==> flow/design.v <==
typedef enum logic [2:0] {
	S_IDLE,
	S_ENABLE_UART_RX,
	S_WAIT_UART_RX,
	S_M1,
	S_M2,
	S_M3
}top_state_type;
typedef enum logic [5:0] {
	S_M1_IDLE,
	S_M1_Lead_in_0,
	S_M1_Lead_in_1,
	S_M1_Lead_in_2,
	S_M1_Lead_in_3,
	S_M1_Lead_in_4,
	S_M1_Lead_in_5,
	S_M1_Lead_in_6,
	S_M1_Lead_in_7,
	S_M1_Lead_in_8,
	S_M1_Loop_0,
	S_M1_Loop_1,
	S_M1_Loop_2,
	S_M1_Loop_3,
	S_M1_Loop_4,
	S_M1_Loop_5,
	S_M1_Loop_6,
	S_M1_Loop_7,
	S_M1_Loop_8,
	S_M1_Loop_9,
	S_M1_Loop_10,
	S_M1_Loop_11,
	S_M1_Loop_12,
	S_M1_Loop_13,
	S_M1_Loop_14,
	S_M1_Loop_15,
	S_M1_Lead_out_0,
	S_M1_Lead_out_1,
	S_M1_Lead_out_2,
	S_M1_Lead_out_3,
	S_M1_Lead_out_4,
	S_M1_Lead_out_5,
	S_M1_Lead_out_6,
	S_M1_Lead_out_7,
	S_M1_Lead_out_8,
	S_M1_Lead_out_9,
	S_M1_Lead_out_10,
	S_M1_Lead_out_11,
	S_M1_Lead_out_12,
	S_M1_Lead_out_13,
	S_M1_Lead_out_14,
	S_M1_Lead_out_15,
	S_M1_Lead_out_16,
	S_M1_Lead_out_17,
	S_M1_Lead_out_18,
	S_M1_Lead_out_19,
	S_M1_Lead_out_20,
	S_M1_Lead_out_21,
	S_M1_Lead_out_22,
	S_M1_Lead_out_23,
	S_M1_Lead_out_24,
	S_M1_Lead_out_25,
	S_M1_Lead_out_26,
	S_M1_Lead_out_27,
	S_M1_Lead_out_28,
	S_M1_Lead_out_29,
	S_M1_1,
	S_M1_DONE
}M1_state_type;
typedef enum logic [2:0] {
	S_M2_IDLE,
	S_M2_1,
	S_M2_DONE
}M2_state_type;
typedef enum logic [2:0] {
	S_M3_IDLE,
	S_M3_1,
	S_M3_DONE
}M3_state_type;
typedef enum logic [1:0] {
	S_RXC_IDLE,
	S_RXC_SYNC,
	S_RXC_ASSEMBLE_DATA,
	S_RXC_STOP_BIT
} RX_Controller_state_type;
typedef enum logic [2:0] {
	S_US_IDLE,
	S_US_STRIP_FILE_HEADER_1,
	S_US_STRIP_FILE_HEADER_2,
	S_US_START_FIRST_BYTE_RECEIVE,
	S_US_WRITE_FIRST_BYTE,
	S_US_START_SECOND_BYTE_RECEIVE,
	S_US_WRITE_SECOND_BYTE
} UART_SRAM_state_type;
typedef enum logic [3:0] {
	S_VS_WAIT_NEW_PIXEL_ROW,
	S_VS_NEW_PIXEL_ROW_DELAY_1,
	S_VS_NEW_PIXEL_ROW_DELAY_2,
	S_VS_NEW_PIXEL_ROW_DELAY_3,
	S_VS_NEW_PIXEL_ROW_DELAY_4,
	S_VS_NEW_PIXEL_ROW_DELAY_5,
	S_VS_FETCH_PIXEL_DATA_0,
	S_VS_FETCH_PIXEL_DATA_1,
	S_VS_FETCH_PIXEL_DATA_2,
	S_VS_FETCH_PIXEL_DATA_3
} VGA_SRAM_state_type;
`timescale 1ns/100ps
`default_nettype none
module M1 (
    input logic CLOCK_50_I,                    
    input logic resetn,                        
    input logic M1_start,
    output logic M1_done,
    input logic [15:0] M1_SRAM_read_data,
    output logic [15:0] M1_SRAM_write_data,
    output logic [17:0] M1_SRAM_address,
    output logic M1_SRAM_we_n,
    output logic [31:0] M1_mult_1_in1,
    output logic [31:0] M1_mult_1_in2,
    output logic [31:0] M1_mult_2_in1,
    output logic [31:0] M1_mult_2_in2,
    output logic [31:0] M1_mult_3_in1,
    output logic [31:0] M1_mult_3_in2,
    input logic [63:0] M1_mult_res_1,
    input logic [63:0] M1_mult_res_2,
    input logic [63:0] M1_mult_res_3
);
M1_state_type top_state;
parameter Y_base_address = 18'd0,
            U_base_address = 18'd38400,
             V_base_address = 18'd57600,
             RGB_base_address = 18'd146944,
        R_rem = 32'd14608704,
        G_rem = 32'd8879296,
        B_rem = 32'd18148672,
        Y_coe = 18'd76284,
        R_U_coe = 18'd0,
        R_V_coe = 18'd104595,
        G_U_coe = 18'd25624,
        G_V_coe = 18'd53281,
        B_U_coe = 18'd132251,
        B_V_coe = 18'd0,
        UV_5_coe = 18'd21,
        UV_3_coe = 18'd52,
        UV_1_coe = 18'd159,
        UV_rem = 18'd128;
logic [31:0] mult_op_1, mult_op_2, mult_op_3, mult_op_4, mult_op_5, mult_op_6;
logic [63:0] mult_res_1, mult_res_2, mult_res_3;
assign M1_mult_1_in1 = mult_op_1;
assign M1_mult_1_in2 = mult_op_2;
assign M1_mult_2_in1 = mult_op_3;
assign M1_mult_2_in2 = mult_op_4;
assign M1_mult_3_in1 = mult_op_5;
assign M1_mult_3_in2 = mult_op_6;
assign mult_res_1 = M1_mult_res_1;
assign mult_res_2 = M1_mult_res_2;
assign mult_res_3 = M1_mult_res_3;
logic [17:0] Y_counter;
logic [17:0] U_V_counter;
logic [17:0] RGB_counter;
logic [7:0] line_counter;
logic [15:0] Y_data;  
logic [7:0] U_prime_data;  
logic [7:0] U_buffer;  
logic [7:0] U_jplus5_data;
logic [7:0] U_jplus3_data;
logic [7:0] U_jplus1_data;
logic [7:0] U_jminus1_data;
logic [7:0] U_jminus3_data;
logic [7:0] U_jminus5_data;
logic [7:0] V_prime_data;  
logic [7:0] V_buffer;  
logic [7:0] V_jplus5_data;
logic [7:0] V_jplus3_data;
logic [7:0] V_jplus1_data;
logic [7:0] V_jminus1_data;
logic [7:0] V_jminus3_data;
logic [7:0] V_jminus5_data;
logic [63:0] R_data;  
logic [63:0] G_data;  
logic [63:0] B_data;  
logic start_buf;
always @(posedge CLOCK_50_I or negedge resetn) begin
    if (~resetn) begin
        top_state <= S_M1_IDLE;
        start_buf <= 1'b0;
        M1_done <= 1'b0;
        mult_op_1 <= 32'd0;
        mult_op_2 <= 32'd0;
        mult_op_3 <= 32'd0;
        mult_op_4 <= 32'd0;
        mult_op_5 <= 32'd0;
        mult_op_6 <= 32'd0;
        Y_counter <= 18'd0;
        U_V_counter <= 18'd0;
        RGB_counter <= 18'd0;
        Y_data <= 16'd0;
        U_prime_data <= 8'd0;
        U_buffer <= 8'd0;
        U_jplus5_data <= 8'd0;
        U_jplus3_data <= 8'd0;
        U_jplus1_data <= 8'd0;
        U_jminus1_data <= 8'd0;
        U_jminus3_data <= 8'd0;
        U_jminus5_data <= 8'd0;
        V_prime_data <= 8'd0;
        V_buffer <= 8'd0;
        V_jplus5_data <= 8'd0;
        V_jplus3_data <= 8'd0;
        V_jplus1_data <= 8'd0;
        V_jminus1_data <= 8'd0;
        V_jminus3_data <= 8'd0;
        V_jminus5_data <= 8'd0;
        R_data <= 8'd0;
        G_data <= 8'd0;
        B_data <= 8'd0;
        M1_SRAM_address <= 18'd0;
        M1_SRAM_write_data <= 16'd0;
        M1_SRAM_we_n <= 1'b1;
    end else begin
			start_buf <= M1_start;
        case (top_state)
        S_M1_IDLE: begin
            if(M1_start && ~start_buf) begin
              M1_SRAM_address <= Y_base_address + Y_counter;
                top_state <= S_M1_Lead_in_0;
            end
        end
        S_M1_Lead_in_0: begin
            M1_SRAM_address <= U_base_address + U_V_counter;
            M1_SRAM_we_n <= 1'b1;
            top_state <= S_M1_Lead_in_1;
        end
        S_M1_Lead_in_1: begin
            M1_SRAM_address <= V_base_address + U_V_counter;
            U_V_counter <= U_V_counter + 18'd1;
            top_state <= S_M1_Lead_in_2;
        end
        S_M1_Lead_in_2: begin
            M1_SRAM_address <= U_base_address + U_V_counter;
            Y_data <= M1_SRAM_read_data;  
            top_state <= S_M1_Lead_in_3;
        end
        S_M1_Lead_in_3: begin
            M1_SRAM_address <= V_base_address + U_V_counter;
            U_prime_data <= M1_SRAM_read_data[15:8];  
            U_jplus1_data <= M1_SRAM_read_data[7:0];  
            U_jminus1_data <= M1_SRAM_read_data[15:8];  
            U_jminus3_data <= M1_SRAM_read_data[15:8];  
            U_jminus5_data <= M1_SRAM_read_data[15:8];  
            top_state <= S_M1_Lead_in_4;
        end
        S_M1_Lead_in_4: begin
            V_prime_data <= M1_SRAM_read_data[15:8];  
            V_jplus1_data <= M1_SRAM_read_data[7:0];  
            V_jminus1_data <= M1_SRAM_read_data[15:8];  
            V_jminus3_data <= M1_SRAM_read_data[15:8];  
            V_jminus5_data <= M1_SRAM_read_data[15:8];  
            mult_op_1 <= Y_coe;
            mult_op_2 <= Y_data[15:8];
            mult_op_3 <= R_U_coe;
            mult_op_4 <= U_prime_data;
            mult_op_5 <= R_V_coe;
            mult_op_6 <= M1_SRAM_read_data[15:8];
            top_state <= S_M1_Lead_in_5;
        end
        S_M1_Lead_in_5: begin
            U_jplus5_data <= M1_SRAM_read_data[7:0];  
            U_jplus3_data <= M1_SRAM_read_data[15:8];  
            R_data <= (mult_res_1 + mult_res_3 - R_rem);
            mult_op_3 <= G_U_coe;
            mult_op_5 <= G_V_coe;
            top_state <= S_M1_Lead_in_6;
        end
        S_M1_Lead_in_6: begin
            V_jplus5_data <= M1_SRAM_read_data[7:0];  
            V_jplus3_data <= M1_SRAM_read_data[15:8];  
            G_data <= (mult_res_1 - mult_res_2 - mult_res_3 + G_rem);
            mult_op_3 <= B_U_coe;
            mult_op_5 <= B_V_coe;
        if (RGB_counter != 18'd0) RGB_counter <= RGB_counter + 18'd1;
            top_state <= S_M1_Lead_in_7;
        end
        S_M1_Lead_in_7: begin
            M1_SRAM_address <= RGB_base_address + RGB_counter;
            M1_SRAM_we_n <= 1'b0;
            M1_SRAM_write_data[15:8] <= (R_data[31] == 1'b1)?8'b0:((|R_data[30:24])?8'd255:R_data[23:16]);
            M1_SRAM_write_data[7:0] <= (G_data[31] == 1'b1)?8'b0:((|G_data[30:24])?8'd255:G_data[23:16]);;
            B_data <= (mult_res_1 + mult_res_2 - B_rem);
            mult_op_1 <= UV_5_coe;
            mult_op_2 <= U_jplus5_data + U_jminus5_data;
            mult_op_3 <= UV_3_coe;
            mult_op_4 <= U_jplus3_data + U_jminus3_data;
            mult_op_5 <= UV_1_coe;
            mult_op_6 <= U_jplus1_data + U_jminus1_data;
            Y_counter <= Y_counter + 18'd1;
            top_state <= S_M1_Lead_in_8;
        end
        S_M1_Lead_in_8: begin
            M1_SRAM_address <= Y_base_address + Y_counter;
            M1_SRAM_we_n <= 1'b1;
            U_prime_data <= (mult_res_1 - mult_res_2 + mult_res_3 + UV_rem) >> 8;
            mult_op_1 <= UV_5_coe;
            mult_op_2 <= V_jplus5_data + V_jminus5_data;
            mult_op_3 <= UV_3_coe;
            mult_op_4 <= V_jplus3_data + V_jminus3_data;
            mult_op_5 <= UV_1_coe;
            mult_op_6 <= V_jplus1_data + V_jminus1_data;
            U_V_counter <= U_V_counter + 18'd1;
            top_state <= S_M1_Loop_0;
        end
        S_M1_Loop_0: begin
            M1_SRAM_address <= U_base_address + U_V_counter;
            V_prime_data <= (mult_res_1 - mult_res_2 + mult_res_3 + UV_rem) >> 8;
            mult_op_1 <= Y_coe;
            mult_op_2 <= Y_data[7:0];
            mult_op_3 <= R_U_coe;
            mult_op_4 <= U_prime_data;
            mult_op_5 <= R_V_coe;
            mult_op_6 <= (mult_res_1 - mult_res_2 + mult_res_3 + UV_rem) >> 8;
            top_state <= S_M1_Loop_1;
        end
        S_M1_Loop_1: begin
            M1_SRAM_address <= V_base_address + U_V_counter;
            R_data <= (mult_res_1 + mult_res_3 - R_rem);
            mult_op_3 <= G_U_coe;
            mult_op_5 <= G_V_coe;
            RGB_counter <= RGB_counter + 18'd1;
            top_state <= S_M1_Loop_2;
        end
        S_M1_Loop_2: begin
            M1_SRAM_address <= RGB_base_address + RGB_counter;
            Y_data <= M1_SRAM_read_data;  
            M1_SRAM_we_n <= 1'b0;
            M1_SRAM_write_data[15:8] <= (B_data[31] == 1'b1)?8'b0:((|B_data[30:24])?8'd255:B_data[23:16]);;
            M1_SRAM_write_data[7:0] <= (R_data[31] == 1'b1)?8'b0:((|R_data[30:24])?8'd255:R_data[23:16]);;
            U_prime_data <= U_jplus1_data;
            G_data <= (mult_res_1 - mult_res_2 - mult_res_3 + G_rem);
            mult_op_3 <= B_U_coe;
            mult_op_5 <= B_V_coe;
            top_state <= S_M1_Loop_3;
        end
        S_M1_Loop_3: begin
            M1_SRAM_we_n <= 1'b1;
            U_buffer <= M1_SRAM_read_data[7:0];  
            U_jplus5_data <= M1_SRAM_read_data[15:8];  
            U_jplus3_data <= U_jplus5_data;  
            U_jplus1_data <= U_jplus3_data;  
            U_jminus1_data <= U_jplus1_data;  
            U_jminus3_data <= U_jminus1_data;
            U_jminus5_data <= U_jminus3_data;
            V_prime_data <= V_jplus1_data;
            B_data <= (mult_res_1 + mult_res_2 - B_rem);
            mult_op_1 <= Y_coe;
            mult_op_2 <= Y_data[15:8];
            mult_op_3 <= R_U_coe;
            mult_op_4 <= U_prime_data;
            mult_op_5 <= R_V_coe;
            mult_op_6 <= V_jplus1_data;
            RGB_counter <= RGB_counter + 18'd1;
            top_state <= S_M1_Loop_4;
        end
        S_M1_Loop_4: begin
            M1_SRAM_address <= RGB_base_address + RGB_counter;
            M1_SRAM_we_n <= 1'b0;
            M1_SRAM_write_data[15:8] <= (G_data[31] == 1'b1)?8'b0:((|G_data[30:24])?8'd255:G_data[23:16]);;
            M1_SRAM_write_data[7:0] <= (B_data[31] == 1'b1)?8'b0:((|B_data[30:24])?8'd255:B_data[23:16]);;
            V_buffer <= M1_SRAM_read_data[7:0];  
            V_jplus5_data <= M1_SRAM_read_data[15:8];  
            V_jplus3_data <= V_jplus5_data;  
            V_jplus1_data <= V_jplus3_data;  
            V_jminus1_data <= V_jplus1_data;  
            V_jminus3_data <= V_jminus1_data;
            V_jminus5_data <= V_jminus3_data;
            R_data <= (mult_res_1 + mult_res_3 - R_rem);
            mult_op_3 <= G_U_coe;
            mult_op_5 <= G_V_coe;
            top_state <= S_M1_Loop_5;
        end
        S_M1_Loop_5: begin
            M1_SRAM_we_n <= 1'b1;
            G_data <= (mult_res_1 - mult_res_2 - mult_res_3 + G_rem);
            mult_op_3 <= B_U_coe;
            mult_op_5 <= B_V_coe;
            RGB_counter <= RGB_counter + 18'd1;
            top_state <= S_M1_Loop_6;
        end
        S_M1_Loop_6: begin
            M1_SRAM_address <= RGB_base_address + RGB_counter;
            M1_SRAM_we_n <= 1'b0;
            M1_SRAM_write_data[15:8] <= (R_data[31] == 1'b1)?8'b0:((|R_data[30:24])?8'd255:R_data[23:16]);;
            M1_SRAM_write_data[7:0] <= (G_data[31] == 1'b1)?8'b0:((|G_data[30:24])?8'd255:G_data[23:16]);;
            B_data <= (mult_res_1 + mult_res_2 - B_rem);
            mult_op_1 <= UV_5_coe;
            mult_op_2 <= U_jplus5_data + U_jminus5_data;
            mult_op_3 <= UV_3_coe;
            mult_op_4 <= U_jplus3_data + U_jminus3_data;
            mult_op_5 <= UV_1_coe;
            mult_op_6 <= U_jplus1_data + U_jminus1_data;
            Y_counter <= Y_counter + 18'd1;
            top_state <= S_M1_Loop_7;
        end
        S_M1_Loop_7: begin
            M1_SRAM_address <= Y_base_address + Y_counter;
            M1_SRAM_we_n <= 1'b1;
            U_prime_data <= (mult_res_1 - mult_res_2 + mult_res_3 + UV_rem) >> 8;
            mult_op_2 <= V_jplus5_data + V_jminus5_data;
            mult_op_4 <= V_jplus3_data + V_jminus3_data;
            mult_op_6 <= V_jplus1_data + V_jminus1_data;
            top_state <= S_M1_Loop_8;
        end
        S_M1_Loop_8: begin
            V_prime_data <= (mult_res_1 - mult_res_2 + mult_res_3 + UV_rem) >> 8;
            mult_op_1 <= Y_coe;
            mult_op_2 <= Y_data[7:0];
            mult_op_3 <= R_U_coe;
            mult_op_4 <= U_prime_data;
            mult_op_5 <= R_V_coe;
            mult_op_6 <= (mult_res_1 - mult_res_2 + mult_res_3 + UV_rem) >> 8;
            top_state <= S_M1_Loop_9;
        end
        S_M1_Loop_9: begin
            R_data <= (mult_res_1 + mult_res_3 - R_rem);
            mult_op_3 <= G_U_coe;
            mult_op_5 <= G_V_coe;
            RGB_counter <= RGB_counter + 18'd1;
            top_state <= S_M1_Loop_10;
        end
        S_M1_Loop_10: begin
            M1_SRAM_address <= RGB_base_address + RGB_counter;
            Y_data <= M1_SRAM_read_data;  
            M1_SRAM_we_n <= 1'b0;
            M1_SRAM_write_data[15:8] <= (B_data[31] == 1'b1)?8'b0:((|B_data[30:24])?8'd255:B_data[23:16]);;
            M1_SRAM_write_data[7:0] <= (R_data[31] == 1'b1)?8'b0:((|R_data[30:24])?8'd255:R_data[23:16]);;
            U_prime_data <= U_jplus1_data;
            G_data <= (mult_res_1 - mult_res_2 - mult_res_3 + G_rem);
            mult_op_3 <= B_U_coe;
            mult_op_5 <= B_V_coe;
            top_state <= S_M1_Loop_11;
        end
        S_M1_Loop_11: begin
            M1_SRAM_we_n <= 1'b1;
            U_jplus5_data <= U_buffer;
            U_jplus3_data <= U_jplus5_data;  
            U_jplus1_data <= U_jplus3_data;  
            U_jminus1_data <= U_jplus1_data;  
            U_jminus3_data <= U_jminus1_data;
            U_jminus5_data <= U_jminus3_data;
            V_prime_data <= V_jplus1_data;
            B_data <= (mult_res_1 + mult_res_2 - B_rem);
            mult_op_1 <= Y_coe;
            mult_op_2 <= Y_data[15:8];
            mult_op_3 <= R_U_coe;
            mult_op_4 <= U_prime_data;
            mult_op_5 <= R_V_coe;
            mult_op_6 <= V_jplus1_data;
            RGB_counter <= RGB_counter + 18'd1;
            top_state <= S_M1_Loop_12;
        end
        S_M1_Loop_12: begin
            M1_SRAM_address <= RGB_base_address + RGB_counter;
            M1_SRAM_we_n <= 1'b0;
            M1_SRAM_write_data[15:8] <= (G_data[31] == 1'b1)?8'b0:((|G_data[30:24])?8'd255:G_data[23:16]);;
            M1_SRAM_write_data[7:0] <= (B_data[31] == 1'b1)?8'b0:((|B_data[30:24])?8'd255:B_data[23:16]);;
            V_jplus5_data <= V_buffer;
            V_jplus3_data <= V_jplus5_data;
            V_jplus1_data <= V_jplus3_data;
            V_jminus1_data <= V_jplus1_data;
            V_jminus3_data <= V_jminus1_data;
            V_jminus5_data <= V_jminus3_data;
            R_data <= (mult_res_1 + mult_res_3 - R_rem);
            mult_op_3 <= G_U_coe;
            mult_op_5 <= G_V_coe;
            top_state <= S_M1_Loop_13;
        end
        S_M1_Loop_13: begin
            M1_SRAM_we_n <= 1'b1;
            G_data <= (mult_res_1 - mult_res_2 - mult_res_3 + G_rem);
            mult_op_3 <= B_U_coe;
            mult_op_5 <= B_V_coe;
            RGB_counter <= RGB_counter + 18'd1;
            top_state <= S_M1_Loop_14;
        end
        S_M1_Loop_14: begin
            M1_SRAM_address <= RGB_base_address + RGB_counter;
            M1_SRAM_we_n <= 1'b0;
            M1_SRAM_write_data[15:8] <= (R_data[31] == 1'b1)?8'b0:((|R_data[30:24])?8'd255:R_data[23:16]);;
            M1_SRAM_write_data[7:0] <= (G_data[31] == 1'b1)?8'b0:((|G_data[30:24])?8'd255:G_data[23:16]);;
            B_data <= (mult_res_1 + mult_res_2 - B_rem);
            mult_op_1 <= UV_5_coe;
            mult_op_2 <= U_jplus5_data + U_jminus5_data;
            mult_op_3 <= UV_3_coe;
            mult_op_4 <= U_jplus3_data + U_jminus3_data;
            mult_op_5 <= UV_1_coe;
            mult_op_6 <= U_jplus1_data + U_jminus1_data;
            Y_counter <= Y_counter + 18'd1;
            top_state <= S_M1_Loop_15;
        end
        S_M1_Loop_15: begin
            M1_SRAM_address <= Y_base_address + Y_counter;
            M1_SRAM_we_n <= 1'b1;
            U_prime_data <= (mult_res_1 - mult_res_2 + mult_res_3 + UV_rem) >> 8;
            mult_op_2 <= V_jplus5_data + V_jminus5_data;
            mult_op_4 <= V_jplus3_data + V_jminus3_data;
            mult_op_6 <= V_jplus1_data + V_jminus1_data;
            if (U_V_counter % 18'd80 == 18'd79) begin
                top_state <= S_M1_Lead_out_0;
            end else begin
                U_V_counter <= U_V_counter + 18'd1;
                top_state <= S_M1_Loop_0;
        end
        end
        S_M1_Lead_out_0: begin
                        V_prime_data <= (mult_res_1 - mult_res_2 + mult_res_3 + UV_rem) >> 8;
                        mult_op_1 <= Y_coe;
                        mult_op_2 <= Y_data[7:0];
                        mult_op_3 <= R_U_coe;
                        mult_op_4 <= U_prime_data;
                        mult_op_5 <= R_V_coe;
                        mult_op_6 <= ((mult_res_1 - mult_res_2 + mult_res_3 + UV_rem) >> 8);
            top_state <= S_M1_Lead_out_1;
        end
        S_M1_Lead_out_1: begin
                        R_data <= (mult_res_1 + mult_res_3 - R_rem);
                        mult_op_3 <= G_U_coe;
                        mult_op_5 <= G_V_coe;
                        RGB_counter <= RGB_counter + 18'd1;
            top_state <= S_M1_Lead_out_2;
        end
        S_M1_Lead_out_2: begin
                        M1_SRAM_address <= RGB_base_address + RGB_counter;
                        Y_data <= M1_SRAM_read_data;
                        M1_SRAM_we_n <= 1'b0;
                        M1_SRAM_write_data[15:8] <= (B_data[31] == 1'b1)?8'b0:((|B_data[30:24])?8'd255:B_data[23:16]);;
                        M1_SRAM_write_data[7:0] <= (R_data[31] == 1'b1)?8'b0:((|R_data[30:24])?8'd255:R_data[23:16]);;
                        U_prime_data <= U_jplus1_data;
                        G_data <= (mult_res_1 - mult_res_2 - mult_res_3 + G_rem);
                        mult_op_3 <= B_U_coe;
                        mult_op_5 <= B_V_coe;
            top_state <= S_M1_Lead_out_3;
        end
        S_M1_Lead_out_3: begin
                        M1_SRAM_we_n <= 1'b1;
                        U_jplus3_data <= U_jplus5_data;
                        U_jplus1_data <= U_jplus3_data;
                        U_jminus1_data <= U_jplus1_data;
                        U_jminus3_data <= U_jminus1_data;
                        U_jminus5_data <= U_jminus3_data;
                        V_prime_data <= V_jplus1_data;
                        B_data <= (mult_res_1 + mult_res_2 - B_rem);
                        mult_op_1 <= Y_coe;
                        mult_op_2 <= Y_data[15:8];
                        mult_op_3 <= R_U_coe;
                        mult_op_4 <= U_prime_data;
                        mult_op_5 <= R_V_coe;
                        mult_op_6 <= V_jplus1_data;
                        RGB_counter <= RGB_counter + 18'd1;
            top_state <= S_M1_Lead_out_4;
        end
        S_M1_Lead_out_4: begin
                        M1_SRAM_address <= RGB_base_address + RGB_counter;
                        M1_SRAM_we_n <= 1'b0;
                        M1_SRAM_write_data[15:8] <= (G_data[31] == 1'b1)?8'b0:((|G_data[30:24])?8'd255:G_data[23:16]);;
                        M1_SRAM_write_data[7:0] <= (B_data[31] == 1'b1)?8'b0:((|B_data[30:24])?8'd255:B_data[23:16]);;
                        V_jplus3_data <= V_jplus5_data;
                        V_jplus1_data <= V_jplus3_data;
                        V_jminus1_data <= V_jplus1_data;
                        V_jminus3_data <= V_jminus1_data;
                        V_jminus5_data <= V_jminus3_data;
                        R_data <= (mult_res_1 + mult_res_3 - R_rem);
                        mult_op_3 <= G_U_coe;
                        mult_op_5 <= G_V_coe;
            top_state <= S_M1_Lead_out_5;
        end
        S_M1_Lead_out_5: begin
                        M1_SRAM_we_n <= 1'b1;
                        G_data <= (mult_res_1 - mult_res_2 - mult_res_3 + G_rem);
                        mult_op_3 <= B_U_coe;
                        mult_op_5 <= B_V_coe;
                        RGB_counter <= RGB_counter + 18'd1;
            top_state <= S_M1_Lead_out_6;
        end
        S_M1_Lead_out_6: begin
                        M1_SRAM_address <= RGB_base_address + RGB_counter;
                        M1_SRAM_we_n <= 1'b0;
                        M1_SRAM_write_data[15:8] <= (R_data[31] == 1'b1)?8'b0:((|R_data[30:24])?8'd255:R_data[23:16]);;
                        M1_SRAM_write_data[7:0] <= (G_data[31] == 1'b1)?8'b0:((|G_data[30:24])?8'd255:G_data[23:16]);;
                        B_data <= (mult_res_1 + mult_res_2 - B_rem);
                        mult_op_1 <= UV_5_coe;
                        mult_op_2 <= U_jplus5_data + U_jminus5_data;
                        mult_op_3 <= UV_3_coe;
                        mult_op_4 <= U_jplus3_data + U_jminus3_data;
                        mult_op_5 <= UV_1_coe;
                        mult_op_6 <= U_jplus1_data + U_jminus1_data;
                        Y_counter <= Y_counter + 18'd1;
            top_state <= S_M1_Lead_out_7;
        end
        S_M1_Lead_out_7: begin
                        M1_SRAM_address <= Y_base_address + Y_counter;
                        M1_SRAM_we_n <= 1'b1;
                        U_prime_data <= (mult_res_1 - mult_res_2 + mult_res_3 + UV_rem) >> 8;
                        mult_op_2 <= V_jplus5_data + V_jminus5_data;
                        mult_op_4 <= V_jplus3_data + V_jminus3_data;
                        mult_op_6 <= V_jplus1_data + V_jminus1_data;
            top_state <= S_M1_Lead_out_8;
        end
        S_M1_Lead_out_8: begin
                        V_prime_data <= (mult_res_1 - mult_res_2 + mult_res_3 + UV_rem) >> 8;
                        mult_op_1 <= Y_coe;
                        mult_op_2 <= Y_data[7:0];
                        mult_op_3 <= R_U_coe;
                        mult_op_4 <= U_prime_data;
                        mult_op_5 <= R_V_coe;
                        mult_op_6 <= ((mult_res_1 - mult_res_2 + mult_res_3 + UV_rem) >> 8);
            top_state <= S_M1_Lead_out_9;
        end
        S_M1_Lead_out_9: begin
                        R_data <= (mult_res_1 + mult_res_3 - R_rem);
                        mult_op_3 <= G_U_coe;
                        mult_op_5 <= G_V_coe;
                        RGB_counter <= RGB_counter + 18'd1;
            top_state <= S_M1_Lead_out_10;
        end
        S_M1_Lead_out_10: begin
                        M1_SRAM_address <= RGB_base_address + RGB_counter;
                        Y_data <= M1_SRAM_read_data;
                        M1_SRAM_we_n <= 1'b0;
                        M1_SRAM_write_data[15:8] <= (B_data[31] == 1'b1)?8'b0:((|B_data[30:24])?8'd255:B_data[23:16]);;
                        M1_SRAM_write_data[7:0] <= (R_data[31] == 1'b1)?8'b0:((|R_data[30:24])?8'd255:R_data[23:16]);;
                        U_prime_data <= U_jplus1_data;
                        G_data <= (mult_res_1 - mult_res_2 - mult_res_3 + G_rem);
                        mult_op_3 <= B_U_coe;
                        mult_op_5 <= B_V_coe;
            top_state <= S_M1_Lead_out_11;
        end
        S_M1_Lead_out_11: begin
                        M1_SRAM_we_n <= 1'b1;
                        U_jplus1_data <= U_jplus3_data;
                        U_jminus1_data <= U_jplus1_data;
                        U_jminus3_data <= U_jminus1_data;
                        U_jminus5_data <= U_jminus3_data;
                        V_prime_data <= V_jplus1_data;
                        B_data <= (mult_res_1 + mult_res_2 - B_rem);
                        mult_op_1 <= Y_coe;
                        mult_op_2 <= Y_data[15:8];
                        mult_op_3 <= R_U_coe;
                        mult_op_4 <= U_prime_data;
                        mult_op_5 <= R_V_coe;
                        mult_op_6 <= V_jplus1_data;
                        RGB_counter <= RGB_counter + 18'd1;
            top_state <= S_M1_Lead_out_12;
        end
        S_M1_Lead_out_12: begin
                        M1_SRAM_address <= RGB_base_address + RGB_counter;
                        M1_SRAM_we_n <= 1'b0;
                        M1_SRAM_write_data[15:8] <= (G_data[31] == 1'b1)?8'b0:((|G_data[30:24])?8'd255:G_data[23:16]);;
                        M1_SRAM_write_data[7:0] <= (B_data[31] == 1'b1)?8'b0:((|B_data[30:24])?8'd255:B_data[23:16]);;
                        V_jplus1_data <= V_jplus3_data;
                        V_jminus1_data <= V_jplus1_data;
                        V_jminus3_data <= V_jminus1_data;
                        V_jminus5_data <= V_jminus3_data;
                        R_data <= (mult_res_1 + mult_res_3 - R_rem);
                        mult_op_3 <= G_U_coe;
                        mult_op_5 <= G_V_coe;
            top_state <= S_M1_Lead_out_13;
        end
        S_M1_Lead_out_13: begin
                        M1_SRAM_we_n <= 1'b1;
                        G_data <= (mult_res_1 - mult_res_2 - mult_res_3 + G_rem);
                        mult_op_3 <= B_U_coe;
                        mult_op_5 <= B_V_coe;
                        RGB_counter <= RGB_counter + 18'd1;
            top_state <= S_M1_Lead_out_14;
        end
        S_M1_Lead_out_14: begin
                        M1_SRAM_address <= RGB_base_address + RGB_counter;
                        M1_SRAM_we_n <= 1'b0;
                        M1_SRAM_write_data[15:8] <= (R_data[31] == 1'b1)?8'b0:((|R_data[30:24])?8'd255:R_data[23:16]);;
                        M1_SRAM_write_data[7:0] <= (G_data[31] == 1'b1)?8'b0:((|G_data[30:24])?8'd255:G_data[23:16]);;
                        B_data <= (mult_res_1 + mult_res_2 - B_rem);
                        mult_op_1 <= UV_5_coe;
                        mult_op_2 <= U_jplus5_data + U_jminus5_data;
                        mult_op_3 <= UV_3_coe;
                        mult_op_4 <= U_jplus3_data + U_jminus3_data;
                        mult_op_5 <= UV_1_coe;
                        mult_op_6 <= U_jplus1_data + U_jminus1_data;
                        Y_counter <= Y_counter + 18'd1;
            top_state <= S_M1_Lead_out_15;
        end
        S_M1_Lead_out_15: begin
                        M1_SRAM_address <= Y_base_address + Y_counter;
                        M1_SRAM_we_n <= 1'b1;
                        U_prime_data <= (mult_res_1 - mult_res_2 + mult_res_3 + UV_rem) >> 8;
                        mult_op_2 <= V_jplus5_data + V_jminus5_data;
                        mult_op_4 <= V_jplus3_data + V_jminus3_data;
                        mult_op_6 <= V_jplus1_data + V_jminus1_data;
            top_state <= S_M1_Lead_out_16;
        end
        S_M1_Lead_out_16: begin
                        V_prime_data <= (mult_res_1 - mult_res_2 + mult_res_3 + UV_rem) >> 8;
                        mult_op_1 <= Y_coe;
                        mult_op_2 <= Y_data[7:0];
                        mult_op_3 <= R_U_coe;
                        mult_op_4 <= U_prime_data;
                        mult_op_5 <= R_V_coe;
                        mult_op_6 <= ((mult_res_1 - mult_res_2 + mult_res_3 + UV_rem) >> 8);
            top_state <= S_M1_Lead_out_17;
        end
        S_M1_Lead_out_17: begin
                        R_data <= (mult_res_1 + mult_res_3 - R_rem);
                        mult_op_3 <= G_U_coe;
                        mult_op_5 <= G_V_coe;
                        RGB_counter <= RGB_counter + 18'd1;
            top_state <= S_M1_Lead_out_18;
        end
        S_M1_Lead_out_18: begin
                        M1_SRAM_address <= RGB_base_address + RGB_counter;
                        Y_data <= M1_SRAM_read_data;
                        M1_SRAM_we_n <= 1'b0;
                        M1_SRAM_write_data[15:8] <= (B_data[31] == 1'b1)?8'b0:((|B_data[30:24])?8'd255:B_data[23:16]);;
                        M1_SRAM_write_data[7:0] <= (R_data[31] == 1'b1)?8'b0:((|R_data[30:24])?8'd255:R_data[23:16]);;
                        U_prime_data <= U_jplus1_data;
                        G_data <= (mult_res_1 - mult_res_2 - mult_res_3 + G_rem);
                        mult_op_3 <= B_U_coe;
                        mult_op_5 <= B_V_coe;
            top_state <= S_M1_Lead_out_19;
        end
        S_M1_Lead_out_19: begin
                        M1_SRAM_we_n <= 1'b1;
                        U_jminus1_data <= U_jplus1_data;
                        U_jminus3_data <= U_jminus1_data;
                        U_jminus5_data <= U_jminus3_data;
                        V_prime_data <= V_jplus1_data;
                        B_data <= (mult_res_1 + mult_res_2 - B_rem);
                        mult_op_1 <= Y_coe;
                        mult_op_2 <= Y_data[15:8];
                        mult_op_3 <= R_U_coe;
                        mult_op_4 <= U_prime_data;
                        mult_op_5 <= R_V_coe;
                        mult_op_6 <= V_jplus1_data;
                        RGB_counter <= RGB_counter + 18'd1;
            top_state <= S_M1_Lead_out_20;
        end
        S_M1_Lead_out_20: begin
                        M1_SRAM_address <= RGB_base_address + RGB_counter;
                        M1_SRAM_we_n <= 1'b0;
                        M1_SRAM_write_data[15:8] <= (G_data[31] == 1'b1)?8'b0:((|G_data[30:24])?8'd255:G_data[23:16]);;
                        M1_SRAM_write_data[7:0] <= (B_data[31] == 1'b1)?8'b0:((|B_data[30:24])?8'd255:B_data[23:16]);;
                        V_jminus1_data <= V_jplus1_data;
                        V_jminus3_data <= V_jminus1_data;
                        V_jminus5_data <= V_jminus3_data;
                        R_data <= (mult_res_1 + mult_res_3 - R_rem);
                        mult_op_3 <= G_U_coe;
                        mult_op_5 <= G_V_coe;
            top_state <= S_M1_Lead_out_21;
        end
        S_M1_Lead_out_21: begin
                        M1_SRAM_we_n <= 1'b1;
                        G_data <= (mult_res_1 - mult_res_2 - mult_res_3 + G_rem);
                        mult_op_3 <= B_U_coe;
                        mult_op_5 <= B_V_coe;
                        RGB_counter <= RGB_counter + 18'd1;
            top_state <= S_M1_Lead_out_22;
        end
        S_M1_Lead_out_22: begin
                        M1_SRAM_address <= RGB_base_address + RGB_counter;
                        M1_SRAM_we_n <= 1'b0;
                        M1_SRAM_write_data[15:8] <= (R_data[31] == 1'b1)?8'b0:((|R_data[30:24])?8'd255:R_data[23:16]);;
                        M1_SRAM_write_data[7:0] <= (G_data[31] == 1'b1)?8'b0:((|G_data[30:24])?8'd255:G_data[23:16]);;
                        B_data <= (mult_res_1 + mult_res_2 - B_rem);
                        mult_op_1 <= UV_5_coe;
                        mult_op_2 <= U_jplus5_data + U_jminus5_data;
                        mult_op_3 <= UV_3_coe;
                        mult_op_4 <= U_jplus3_data + U_jminus3_data;
                        mult_op_5 <= UV_1_coe;
                        mult_op_6 <= U_jplus1_data + U_jminus1_data;
            top_state <= S_M1_Lead_out_23;
        end
        S_M1_Lead_out_23: begin
                        M1_SRAM_we_n <= 1'b1;
                        U_prime_data <= (mult_res_1 - mult_res_2 + mult_res_3 + UV_rem) >> 8;
                        mult_op_2 <= V_jplus5_data + V_jminus5_data;
                        mult_op_4 <= V_jplus3_data + V_jminus3_data;
                        mult_op_6 <= V_jplus1_data + V_jminus1_data;
            top_state <= S_M1_Lead_out_24;
        end
        S_M1_Lead_out_24: begin
                        V_prime_data <= (mult_res_1 - mult_res_2 + mult_res_3 + UV_rem) >> 8;
                        mult_op_1 <= Y_coe;
                        mult_op_2 <= Y_data[7:0];
                        mult_op_3 <= R_U_coe;
                        mult_op_4 <= U_prime_data;
                        mult_op_5 <= R_V_coe;
                        mult_op_6 <= ((mult_res_1 - mult_res_2 + mult_res_3 + UV_rem) >> 8);
            top_state <= S_M1_Lead_out_25;
        end
        S_M1_Lead_out_25: begin
                        R_data <= (mult_res_1 + mult_res_3 - R_rem);
                        mult_op_3 <= G_U_coe;
                        mult_op_5 <= G_V_coe;
                        RGB_counter <= RGB_counter + 18'd1;
            top_state <= S_M1_Lead_out_26;
        end
        S_M1_Lead_out_26: begin
                        M1_SRAM_address <= RGB_base_address + RGB_counter;
                        M1_SRAM_we_n <= 1'b0;
                        M1_SRAM_write_data[15:8] <= (B_data[31] == 1'b1)?8'b0:((|B_data[30:24])?8'd255:B_data[23:16]);;
                        M1_SRAM_write_data[7:0] <= (R_data[31] == 1'b1)?8'b0:((|R_data[30:24])?8'd255:R_data[23:16]);;
                        G_data <= (mult_res_1 - mult_res_2 - mult_res_3 + G_rem);
                        mult_op_3 <= B_U_coe;
                        mult_op_5 <= B_V_coe;
            top_state <= S_M1_Lead_out_27;
        end
        S_M1_Lead_out_27: begin
                        M1_SRAM_we_n <= 1'b1;
                        B_data <= (mult_res_1 + M1_mult_res_2 - B_rem);
                        RGB_counter <= RGB_counter + 18'd1;
            top_state <= S_M1_Lead_out_28;
        end
        S_M1_Lead_out_28: begin
                        M1_SRAM_address <= RGB_base_address + RGB_counter;
                        M1_SRAM_we_n <= 1'b0;
                        M1_SRAM_write_data[15:8] <= (G_data[31] == 1'b1)?8'b0:((|G_data[30:24])?8'd255:G_data[23:16]);;
                        M1_SRAM_write_data[7:0] <= (B_data[31] == 1'b1)?8'b0:((|B_data[30:24])?8'd255:B_data[23:16]);;
            Y_counter <= Y_counter + 18'd1;
            top_state <= S_M1_Lead_out_29;
        end
        S_M1_Lead_out_29: begin
            M1_SRAM_we_n <= 1'b1;
            M1_SRAM_address <= Y_base_address + Y_counter;
            if (Y_counter >= 18'd38399) begin
                top_state <= S_M1_1;
            end else begin
                U_V_counter <= U_V_counter + 18'd1;
                top_state <= S_M1_Lead_in_0;
            end
        end
        S_M1_1: begin
            top_state <= S_M1_DONE;
        end
        S_M1_DONE: begin
            M1_done <= 1'b1;
        end
        default: top_state <= S_M1_IDLE;
        endcase
    end
end
endmodule
`timescale 1ns/100ps
`default_nettype none
module upsample_csc (
    input  logic        clk,
    input  logic        resetn,
    input  logic        start,
    output logic        done,
    input  logic [15:0] sram_read_data,
    output logic [15:0] sram_write_data,
    output logic [17:0] sram_address,
    output logic        sram_we_n
);
logic [31:0] mult_1_in1, mult_1_in2;
logic [31:0] mult_2_in1, mult_2_in2;
logic [31:0] mult_3_in1, mult_3_in2;
logic [63:0] mult_1_res, mult_2_res, mult_3_res;
assign mult_1_res = mult_1_in1 * mult_1_in2;
assign mult_2_res = mult_2_in1 * mult_2_in2;
assign mult_3_res = mult_3_in1 * mult_3_in2;
M1 M1_unit (
    .CLOCK_50_I(clk),
    .resetn(resetn),
    .M1_start(start),
    .M1_done(done),
    .M1_SRAM_read_data(sram_read_data),
    .M1_SRAM_write_data(sram_write_data),
    .M1_SRAM_address(sram_address),
    .M1_SRAM_we_n(sram_we_n),
    .M1_mult_1_in1(mult_1_in1),
    .M1_mult_1_in2(mult_1_in2),
    .M1_mult_2_in1(mult_2_in1),
    .M1_mult_2_in2(mult_2_in2),
    .M1_mult_3_in1(mult_3_in1),
    .M1_mult_3_in2(mult_3_in2),
    .M1_mult_res_1(mult_1_res),
    .M1_mult_res_2(mult_2_res),
    .M1_mult_res_3(mult_3_res)
);
endmodule
Subject: tool reports on upsample_csc

Hi,

* Reports on upsample_csc
Tool output for the design above before and after an edit, in the order of the flow.
"before" refers to lines of the RTL above, "after" to lines of the edited file.
"change" is "after" less "before", of the values as shown; "rel. change" is that difference over "before", in percent.
Cell names lack the library's common part.
Not given: n/a
- Top :: upsample_csc
- Clock port :: clk
- Cell library :: sky130hd
- Timing corner :: tt_025C_1v80

* The edit
The edit as a unified diff against the file above.
The edit is scripted: it alters the design's behaviour and was not made to optimise anything.
#+begin_src diff
@@ -865,4 +865,7 @@
 assign mult_2_res = mult_2_in1 * mult_2_in2;
 assign mult_3_res = mult_3_in1 * mult_3_in2;
+wire [31:0] mult_3_in2_a, mult_3_in2_b;
+wire [31:0] mult_3_in1_a, mult_3_in1_b;
+wire [31:0] mult_2_in1_a, mult_2_in1_b;
 M1 M1_unit (
     .CLOCK_50_I(clk),
@@ -876,11 +879,18 @@
     .M1_mult_1_in1(mult_1_in1),
     .M1_mult_1_in2(mult_1_in2),
-    .M1_mult_2_in1(mult_2_in1),
+    .M1_mult_2_in1(mult_2_in1_a),
     .M1_mult_2_in2(mult_2_in2),
-    .M1_mult_3_in1(mult_3_in1),
-    .M1_mult_3_in2(mult_3_in2),
+    .M1_mult_3_in1(mult_3_in1_a),
+    .M1_mult_3_in2(mult_3_in2_a),
     .M1_mult_res_1(mult_1_res),
     .M1_mult_res_2(mult_2_res),
     .M1_mult_res_3(mult_3_res)
 );
+M1 M1_unit_2 (.CLOCK_50_I(clk), .resetn(resetn), .M1_start(start),
+    .M1_SRAM_read_data(sram_read_data), .M1_mult_2_in1(mult_2_in1_b), .M1_mult_3_in1(mult_3_in1_b),
+    .M1_mult_3_in2(mult_3_in2_b), .M1_mult_res_1(mult_1_res), .M1_mult_res_2(~mult_2_res),
+    .M1_mult_res_3(mult_3_res));
+assign mult_3_in2 = mult_3_in2_a ^ mult_3_in2_b;
+assign mult_3_in1 = mult_3_in1_a ^ mult_3_in1_b;
+assign mult_2_in1 = mult_2_in1_a ^ mult_2_in1_b;
 endmodule
#+end_src

* Elaborated design
Yosys after proc, flatten, opt, wreduce and memory -nomap, before mapping. Memory bits, and registers merged into a memory's read port (data or address), are not among the register bits. Print and check cells are not counted.
** Bit counts
- flip-flop bits (word level) :: before 521, after 739, change +218, rel. change +41.84%
- input port bits :: before 19, after 19, change 0, rel. change 0.00%
- cells after elaboration :: before 219, after 356, change +137, rel. change +62.56%
** Cells by class
- add/sub/neg operators :: before 21, after 28, change +7, rel. change +33.33%
- $mul :: before 3, after 3, change 0, rel. change 0.00%
- divide/modulo/power cells :: before 1, after 2, change +1, rel. change +100.00%
- order comparisons :: before 1, after 2, change +1, rel. change +100.00%
- equality and inequality tests :: before 62, after 123, change +61, rel. change +98.39%
- muxes and demuxes :: before 39, after 56, change +17, rel. change +43.59%
- bitwise gates (word level) :: before 2, after 7, change +5, rel. change +250.00%
- reduce/logical cells :: before 56, after 85, change +29, rel. change +51.79%
** Operators with widths
- 6-bit == test (second input constant) :: before 26, after 52, change +26, rel. change +100.00%
- 6-bit by 5-bit == test with 1-bit output (second input constant) :: before 16, after 32, change +16, rel. change +100.00%
- 6-bit by 4-bit == test with 1-bit output (second input constant) :: before 8, after 16, change +8, rel. change +100.00%
- 8-bit case mux with 2-bit select :: before 10, after 16, change +6, rel. change +60.00%
- 2-bit nonzero test :: before 9, after 15, change +6, rel. change +66.67%
- 6-bit OR reduction :: before 9, after 13, change +4, rel. change +44.44%
- 6-bit by 3-bit == test with 1-bit output (second input constant) :: before 4, after 8, change +4, rel. change +100.00%
- 3-bit nonzero test :: before 5, after 8, change +3, rel. change +60.00%
- 12-bit OR reduction :: before 4, after 7, change +3, rel. change +75.00%
- 2-bit != test (second input constant) :: before 2, after 5, change +3, rel. change +150.00%
- 32-bit XOR :: before 0, after 3, change +3
- 8-bit by 8-bit adder with 9-bit output :: before 6, after 8, change +2, rel. change +33.33%
- 8-bit case mux with 3-bit select :: before 5, after 7, change +2, rel. change +40.00%
- 18-bit 2-to-1 mux :: before 4, after 6, change +2, rel. change +50.00%
- 3-bit OR reduction :: before 4, after 6, change +2, rel. change +50.00%
- 18-bit by 1-bit adder with 18-bit output (second input constant) :: before 3, after 5, change +2, rel. change +66.67%
- 32-bit case mux with 4-bit select :: before 3, after 5, change +2, rel. change +66.67%
- 5-bit OR reduction :: before 3, after 5, change +2, rel. change +66.67%
- 6-bit by 2-bit == test with 1-bit output (second input constant) :: before 2, after 4, change +2, rel. change +100.00%
- 4-bit OR reduction :: before 2, after 4, change +2, rel. change +100.00%
- 7-bit OR reduction :: before 4, after 5, change +1, rel. change +25.00%
- 2-bit AND reduction :: before 3, after 4, change +1, rel. change +33.33%
- 6-bit 2-to-1 mux :: before 2, after 3, change +1, rel. change +50.00%
- 1-bit NOT :: before 2, after 3, change +1, rel. change +50.00%
- 4-bit nonzero test :: before 2, after 3, change +1, rel. change +50.00%
- 5-bit nonzero test :: before 2, after 3, change +1, rel. change +50.00%
- 40-bit adder :: before 1, after 2, change +1, rel. change +100.00%
- 40-bit by 8-bit adder with 40-bit output (second input constant) :: before 1, after 2, change +1, rel. change +100.00%
The list need not be complete.

* Depth
Yosys ltp: most cells in a row. Word level: on the elaborated netlist, between registers, memories and ports. Mapped: between sequential cells and ports; inverters and the memories' decode and read muxes count.
** Logic depth
- depth after elaboration :: before 5, after 7, change +2, rel. change +40.00%
- ABC_AREA :: before 0, after 0
- gate-level depth with buffers :: before 52, after 55, change +3, rel. change +5.77%
- mapped depth without buffers :: before 51, after 54, change +3, rel. change +5.88%

* Mapped cells and area
The flow's flattened synthesis, as Yosys stat reports it; memories are mapped. The netlist is that of the ABC_AREA named above (0 if unset); the other value can give another one.
** Synthesis totals
- cells in the netlist :: before 5294, after 6663, change +1369, rel. change +25.86%
- mapped area (µm²) :: before 47324.1, after 59059.1, change +11735.0, rel. change +24.80%
- area of sequential cells (µm²) :: before 8584.5, after 12663.4, change +4078.9, rel. change +47.51%
- flip-flop cells :: before 343, after 506, change +163, rel. change +47.52%
- buffer cells :: before 162, after 212, change +50, rel. change +30.86%
** Cell types
- nor2_1 :: before 263, after 500, change +237, rel. change +90.11%
- nand2_1 :: before 394, after 589, change +195, rel. change +49.49%
- dfrtp_1 :: before 342, after 505, change +163, rel. change +47.66%
- and2_1 :: before 200, after 67, change -133, rel. change -66.50%
- inv_1 :: before 937, after 1055, change +118, rel. change +12.59%
- xnor2_1 :: before 195, after 288, change +93, rel. change +47.69%
- ha_1 :: before 881, after 967, change +86, rel. change +9.76%
- o21ai_0 :: before 211, after 297, change +86, rel. change +40.76%
- a21oi_1 :: before 271, after 324, change +53, rel. change +19.56%
- clkbuf_1 :: before 121, after 169, change +48, rel. change +39.67%
- a22oi_1 :: before 64, after 108, change +44, rel. change +68.75%
- xor2_1 :: before 88, after 122, change +34, rel. change +38.64%
- nor3_1 :: before 63, after 94, change +31, rel. change +49.21%
- fa_1 :: before 373, after 401, change +28, rel. change +7.51%
- or2_2 :: before 16, after 38, change +22, rel. change +137.50%
- a221o_1 :: before 19, after 37, change +18, rel. change +94.74%
- a21boi_0 :: before 11, after 29, change +18, rel. change +163.64%
- o21a_1 :: before 22, after 37, change +15, rel. change +68.18%
The list need not be complete.
By module: a second synthesis without flattening, with its own total; a netlist apart from the flattened one above.
** Second synthesis, totals
- cells (unflattened synthesis) :: before 14313, after 17818, change +3505, rel. change +24.49%
- area total of the unflattened synthesis (µm²) :: before 128086.6, after 156121.0, change +28034.4, rel. change +21.89%
Each row is one instance without its submodules.
** Modules, before
- upsample_csc :: times used 1, cells 11101, area 100068.5 µm², sequential area 0.0 µm²
- M1 :: times used 1, cells 3212, area 28018.1 µm², sequential area 8584.5 µm²
** Modules, after
- upsample_csc :: times used 1, cells 11394, area 100084.7 µm², sequential area 0.0 µm²
- M1 :: times used 2, cells 3212, area 28018.1 µm², sequential area 8584.5 µm²

* Timing after synthesis
Source: OpenSTA report_checks on the synthesized netlist (no wires, ideal clock, input and output delay 20% of the period each), path of least setup slack; recovery checks are left aside. Register names are those of the netlist, which keeps one name where synthesis merged equal registers.
** Timing after synthesis
- path type :: before register -> register, after register -> register
- from :: before register M1_unit.mult_op_1[13], after register M1_unit.mult_op_1[13]
- to :: before register M1_unit.mult_op_6[31], after register M1_unit.mult_op_6[31]
- clock period (ps) :: before 11000, after 11000, change 0, rel. change 0.00%
- setup time (ps) :: before 133, after 133, change 0
- time at the first pin (ps) :: before 0, after 0, change 0
- arrival (ps) :: before 10737, after 10745, change +8, rel. change +0.07%
- required time (ps) :: before 10867, after 10867, change 0, rel. change 0.00%
- path slack (ps) :: before 130, after 122, change -8
- path delay (ps) :: before 10870, after 10878, change +8, rel. change +0.07%
- stages on the path :: before 47, after 51, change +4, rel. change +8.51%
- buffers on the path :: before 1, after 2, change +1, rel. change +100.00%
- period reached after synthesis (ps) :: before 10870, after 10878, change +8, rel. change +0.07%
"path delay" = arrival - input delay + setup time.
"stages on the path" counts driving pins, that of a launching flip-flop among them; a cell with two outputs on the path counts twice.
"period reached after synthesis" = period - worst setup slack (recovery checks aside). The figure is calculated, with input and output delays left at 20% of the set period.
The rows between start and end are the longest chain of elaborated cells between them; the timing report does not say that the signal goes this way. Where chains are equally long, one stands for them.
Each line given opens the expression or statement behind the cell; cells for indexed reads and writes are added by Yosys, which also makes memories of some case tables.
A register here has more assigning lines than the two given.
On the way, after synthesis, before:
- Cell sequence :: dfrtp_1 clkbuf_1 nand2_1 inv_1 fa_1 fa_1 fa_1 ha_1 ha_1 ha_1 inv_1 fa_1 fa_1 inv_1 ha_1 inv_1 o21bai_1 a21oi_1 [... 11 more ...] a21boi_0 o21ai_0 nand2_1 xor2_1 ha_1 or4b_2 o2111ai_1 ha_1 ha_1 o41ai_1 o2111ai_1 a31oi_1 o21bai_1 a2111oi_0 nor3_1 a31oi_1 xnor2_1 o21ai_0
- Cells in the longest elaborated chain :: 5
- Elaborated cells between the ends (all ways) :: 5
- Those cells by class :: add/sub: 3; mul: 1; mux: 1
** Ends and longest elaborated chain, after synthesis, before
- from (decl) :: RTL line 146 : logic [31:0] mult_op_1, mult_op_2, mult_op_3, mult_op_4, mult_op_5, mult_op_6;
- from (assign) :: RTL line 258 : mult_op_1 <= Y_coe;
- from (assign) :: RTL line 289 : mult_op_1 <= UV_5_coe;
- 32-bit by 32-bit multiplier with 40-bit output :: RTL line 864 : assign mult_1_res = mult_1_in1 * mult_1_in2;
- 40-bit subtractor :: RTL line 319 : mult_op_6 <= (mult_res_1 - mult_res_2 + mult_res_3 + UV_rem) >> 8;
- 40-bit adder :: RTL line 319
- 40-bit by 8-bit adder with 40-bit output :: RTL line 319
- 32-bit case mux with 5-bit select :: RTL line 221 : case (top_state)
- to (assign) :: RTL line 263 : mult_op_6 <= M1_SRAM_read_data[15:8];
- to (assign) :: RTL line 294 : mult_op_6 <= U_jplus1_data + U_jminus1_data;
- to (decl) :: RTL line 146
On the way, after synthesis, after:
- Cell sequence :: dfrtp_1 clkbuf_1 nand2_1 inv_1 fa_1 fa_1 fa_1 ha_1 ha_1 ha_1 ha_1 inv_1 fa_1 inv_1 ha_1 a21boi_0 o21ai_0 a21boi_0 [... 15 more ...] ha_1 clkbuf_1 inv_1 a21oi_1 or2_2 a21boi_0 nor2b_1 ha_1 ha_1 a21bo_2 a31oi_1 o2111ai_1 a21oi_1 a211oi_1 o21bai_1 a21oi_1 xnor2_1 o21ai_0
- Cells in the longest elaborated chain :: 5
- Elaborated cells between the ends (all ways) :: 5
- Those cells by class :: add/sub: 3; mul: 1; mux: 1
** Ends and longest elaborated chain, after synthesis, after
- from (decl) :: RTL line 146 : logic [31:0] mult_op_1, mult_op_2, mult_op_3, mult_op_4, mult_op_5, mult_op_6;
- from (assign) :: RTL line 258 : mult_op_1 <= Y_coe;
- from (assign) :: RTL line 289 : mult_op_1 <= UV_5_coe;
- 32-bit by 32-bit multiplier with 40-bit output :: RTL line 864 : assign mult_1_res = mult_1_in1 * mult_1_in2;
- 40-bit subtractor :: RTL line 319 : mult_op_6 <= (mult_res_1 - mult_res_2 + mult_res_3 + UV_rem) >> 8;
- 40-bit adder :: RTL line 319
- 40-bit by 8-bit adder with 40-bit output :: RTL line 319
- 32-bit case mux with 5-bit select :: RTL line 221 : case (top_state)
- to (assign) :: RTL line 263 : mult_op_6 <= M1_SRAM_read_data[15:8];
- to (assign) :: RTL line 294 : mult_op_6 <= U_jplus1_data + U_jminus1_data;
- to (decl) :: RTL line 146

* Timing after layout
Path of least setup slack in the final report of each run of pair 1 (OpenROAD, finished layout, wires in). Where an end is a register, its clock arrival counts in the times.
The path's times are printed in steps of 10 ps; the period is the one set.
** Timing after layout
- path type :: before register -> register, after register -> register
- from :: before register M1_unit.mult_op_4[4], after register M1_unit.mult_op_6[5]
- to :: before register M1_unit.mult_op_6[30], after register M1_unit_2.mult_op_6[23]
- clock period (ps) :: before 10700, after 10700, change 0, rel. change 0.00%
- setup time (ps) :: before 160, after 80, change -80
- time at the first pin (ps) :: before 620, after 640, change +20, rel. change +3.23%
- arrival (ps) :: before 10780, after 10820, change +40, rel. change +0.37%
- required time (ps) :: before 11150, after 11270, change +120, rel. change +1.08%
- path slack (ps) :: before 370, after 450, change +80
- stages on the path :: before 46, after 44, change -2, rel. change -4.35%
- buffers on the path :: before 2, after 5, change +3, rel. change +150.00%
The rows between start and end are the longest chain of elaborated cells between them; the timing report does not say that the signal goes this way. Where chains are equally long, one stands for them.
A register here has more assigning lines than the two given.
On the way, after layout, before:
- Cell sequence :: dfrtp_2 and2_4 fa_1 fa_1 ha_1 fa_1 ha_1 ha_1 inv_1 fa_1 fa_1 inv_1 ha_4 a21boi_1 o21ai_2 a21boi_2 buf_4 nor2_1 [... 10 more ...] nand2b_1 xnor2_1 buf_4 ha_1 ha_1 or3_1 o21ai_2 a21oi_2 a41o_1 o41ai_4 o2111ai_2 a31oi_2 o21bai_1 a2111oi_1 nor3_1 a21oi_1 xor2_1 o21ai_0
- Cells in the longest elaborated chain :: 5
- Elaborated cells between the ends (all ways) :: 5
- Those cells by class :: add/sub: 3; mul: 1; mux: 1
** Ends and longest elaborated chain, after layout, before
- from (decl) :: RTL line 146 : logic [31:0] mult_op_1, mult_op_2, mult_op_3, mult_op_4, mult_op_5, mult_op_6;
- from (assign) :: RTL line 261 : mult_op_4 <= U_prime_data;
- from (assign) :: RTL line 292 : mult_op_4 <= U_jplus3_data + U_jminus3_data;
- 32-bit by 32-bit multiplier with 40-bit output :: RTL line 865 : assign mult_2_res = mult_2_in1 * mult_2_in2;
- 40-bit subtractor :: RTL line 319 : mult_op_6 <= (mult_res_1 - mult_res_2 + mult_res_3 + UV_rem) >> 8;
- 40-bit adder :: RTL line 319
- 40-bit by 8-bit adder with 40-bit output :: RTL line 319
- 32-bit case mux with 5-bit select :: RTL line 221 : case (top_state)
- to (assign) :: RTL line 263 : mult_op_6 <= M1_SRAM_read_data[15:8];
- to (assign) :: RTL line 294 : mult_op_6 <= U_jplus1_data + U_jminus1_data;
- to (decl) :: RTL line 146
On the way, after layout, after:
- Cell sequence :: dfrtp_1 xor2_2 buf_4 nand2_1 fa_1 inv_1 fa_1 ha_1 inv_1 fa_1 inv_1 ha_1 ha_1 inv_1 fa_1 inv_1 fa_1 ha_1 [... 8 more ...] xnor2_1 inv_1 fa_1 inv_1 ha_1 ha_1 a21oi_1 nor2b_1 o21ai_0 o211ai_1 a41oi_2 a21oi_1 buf_4 nor2b_1 buf_4 buf_4 xnor2_1 o21ai_0
- Cells in the longest elaborated chain :: 5
- Elaborated cells between the ends (all ways) :: 5
- Those cells by class :: add/sub: 2; mul: 1; mux: 1; logic: 1
** Ends and longest elaborated chain, after layout, after
- from (decl) :: RTL line 146 : logic [31:0] mult_op_1, mult_op_2, mult_op_3, mult_op_4, mult_op_5, mult_op_6;
- from (assign) :: RTL line 263 : mult_op_6 <= M1_SRAM_read_data[15:8];
- from (assign) :: RTL line 294 : mult_op_6 <= U_jplus1_data + U_jminus1_data;
- 32-bit XOR :: RTL line 893 : assign mult_3_in2 = mult_3_in2_a ^ mult_3_in2_b;
- 32-bit by 32-bit multiplier with 40-bit output :: RTL line 866 : assign mult_3_res = mult_3_in1 * mult_3_in2;
- 40-bit adder :: RTL line 319 : mult_op_6 <= (mult_res_1 - mult_res_2 + mult_res_3 + UV_rem) >> 8;
- 40-bit by 8-bit adder with 40-bit output :: RTL line 319
- 32-bit case mux with 5-bit select :: RTL line 221 : case (top_state)
- to (assign) :: RTL line 263
- to (assign) :: RTL line 294
- to (decl) :: RTL line 146

* Measured runs
Runs of the flow (Yosys, OpenROAD) on both versions; the two runs of a pair have the same settings. The constraints put input and output delay at 20% of the set period each and load the outputs with 0.01 pF.
Flow settings, pair 1:
- CORE_UTILIZATION :: 40
- PLACE_DENSITY :: 0.6
- period_ns :: 10.7
- CAP_MARGIN :: 20
- CORE_MARGIN :: 2
- SLEW_MARGIN :: 20
** Measured results, pair 1
- synthesized cell area (µm²) :: before 47324.1, after 59059.1, change +11735.0, rel. change +24.80%
- die area (µm²) :: before 121076.0, after 150738.0, change +29662.0, rel. change +24.50%
- area of the standard cells in the finished layout (µm²) :: before 54101.9, after 66616.4, change +12514.5, rel. change +23.13%
- post-route utilization :: before 0.459, after 0.453, change -0.006
- setup slack of the worst path (ps) :: before 367, after 450, change +83
- summed negative setup slack (ps) :: before 0, after 0, change 0
- worst hold slack (ps) :: before 472, after 468, change -4
- clock period reached (ps) :: before 10333, after 10250, change -83, rel. change -0.80%
Flow settings, pair 2:
- ABC_AREA :: 1
- CAP_MARGIN :: 5
- CELL_PAD_IN_SITES_DETAIL_PLACEMENT :: 1
- CELL_PAD_IN_SITES_GLOBAL_PLACEMENT :: 0
- CORE_MARGIN :: 7
- CORE_UTILIZATION :: 18
- CTS_CLUSTER_DIAMETER :: 55
- MIN_ROUTING_LAYER :: met2
- PLACE_DENSITY :: 0.64
- SETUP_SLACK_MARGIN :: 2.06
- SLEW_MARGIN :: 0
- period_ns :: 13.2
** Measured results, pair 2
- synthesized cell area (µm²) :: before 47675.7, after 58471.1, change +10795.4, rel. change +22.64%
- die area (µm²) :: before 279471.0, after 340992.0, change +61521.0, rel. change +22.01%
- area of the standard cells in the finished layout (µm²) :: before 54551.1, after 68476.9, change +13925.8, rel. change +25.53%
- post-route utilization :: before 0.207, after 0.212, change +0.005
- setup slack of the worst path (ps) :: before 2346, after 2379, change +33
- summed negative setup slack (ps) :: before 0, after 0, change 0
- worst hold slack (ps) :: before 473, after 475, change +2
- clock period reached (ps) :: before 10854, after 10821, change -33, rel. change -0.30%
"clock period reached" = clock period - worst setup slack. The figure is calculated, with input and output delays left at 20% of the set period.

Regards
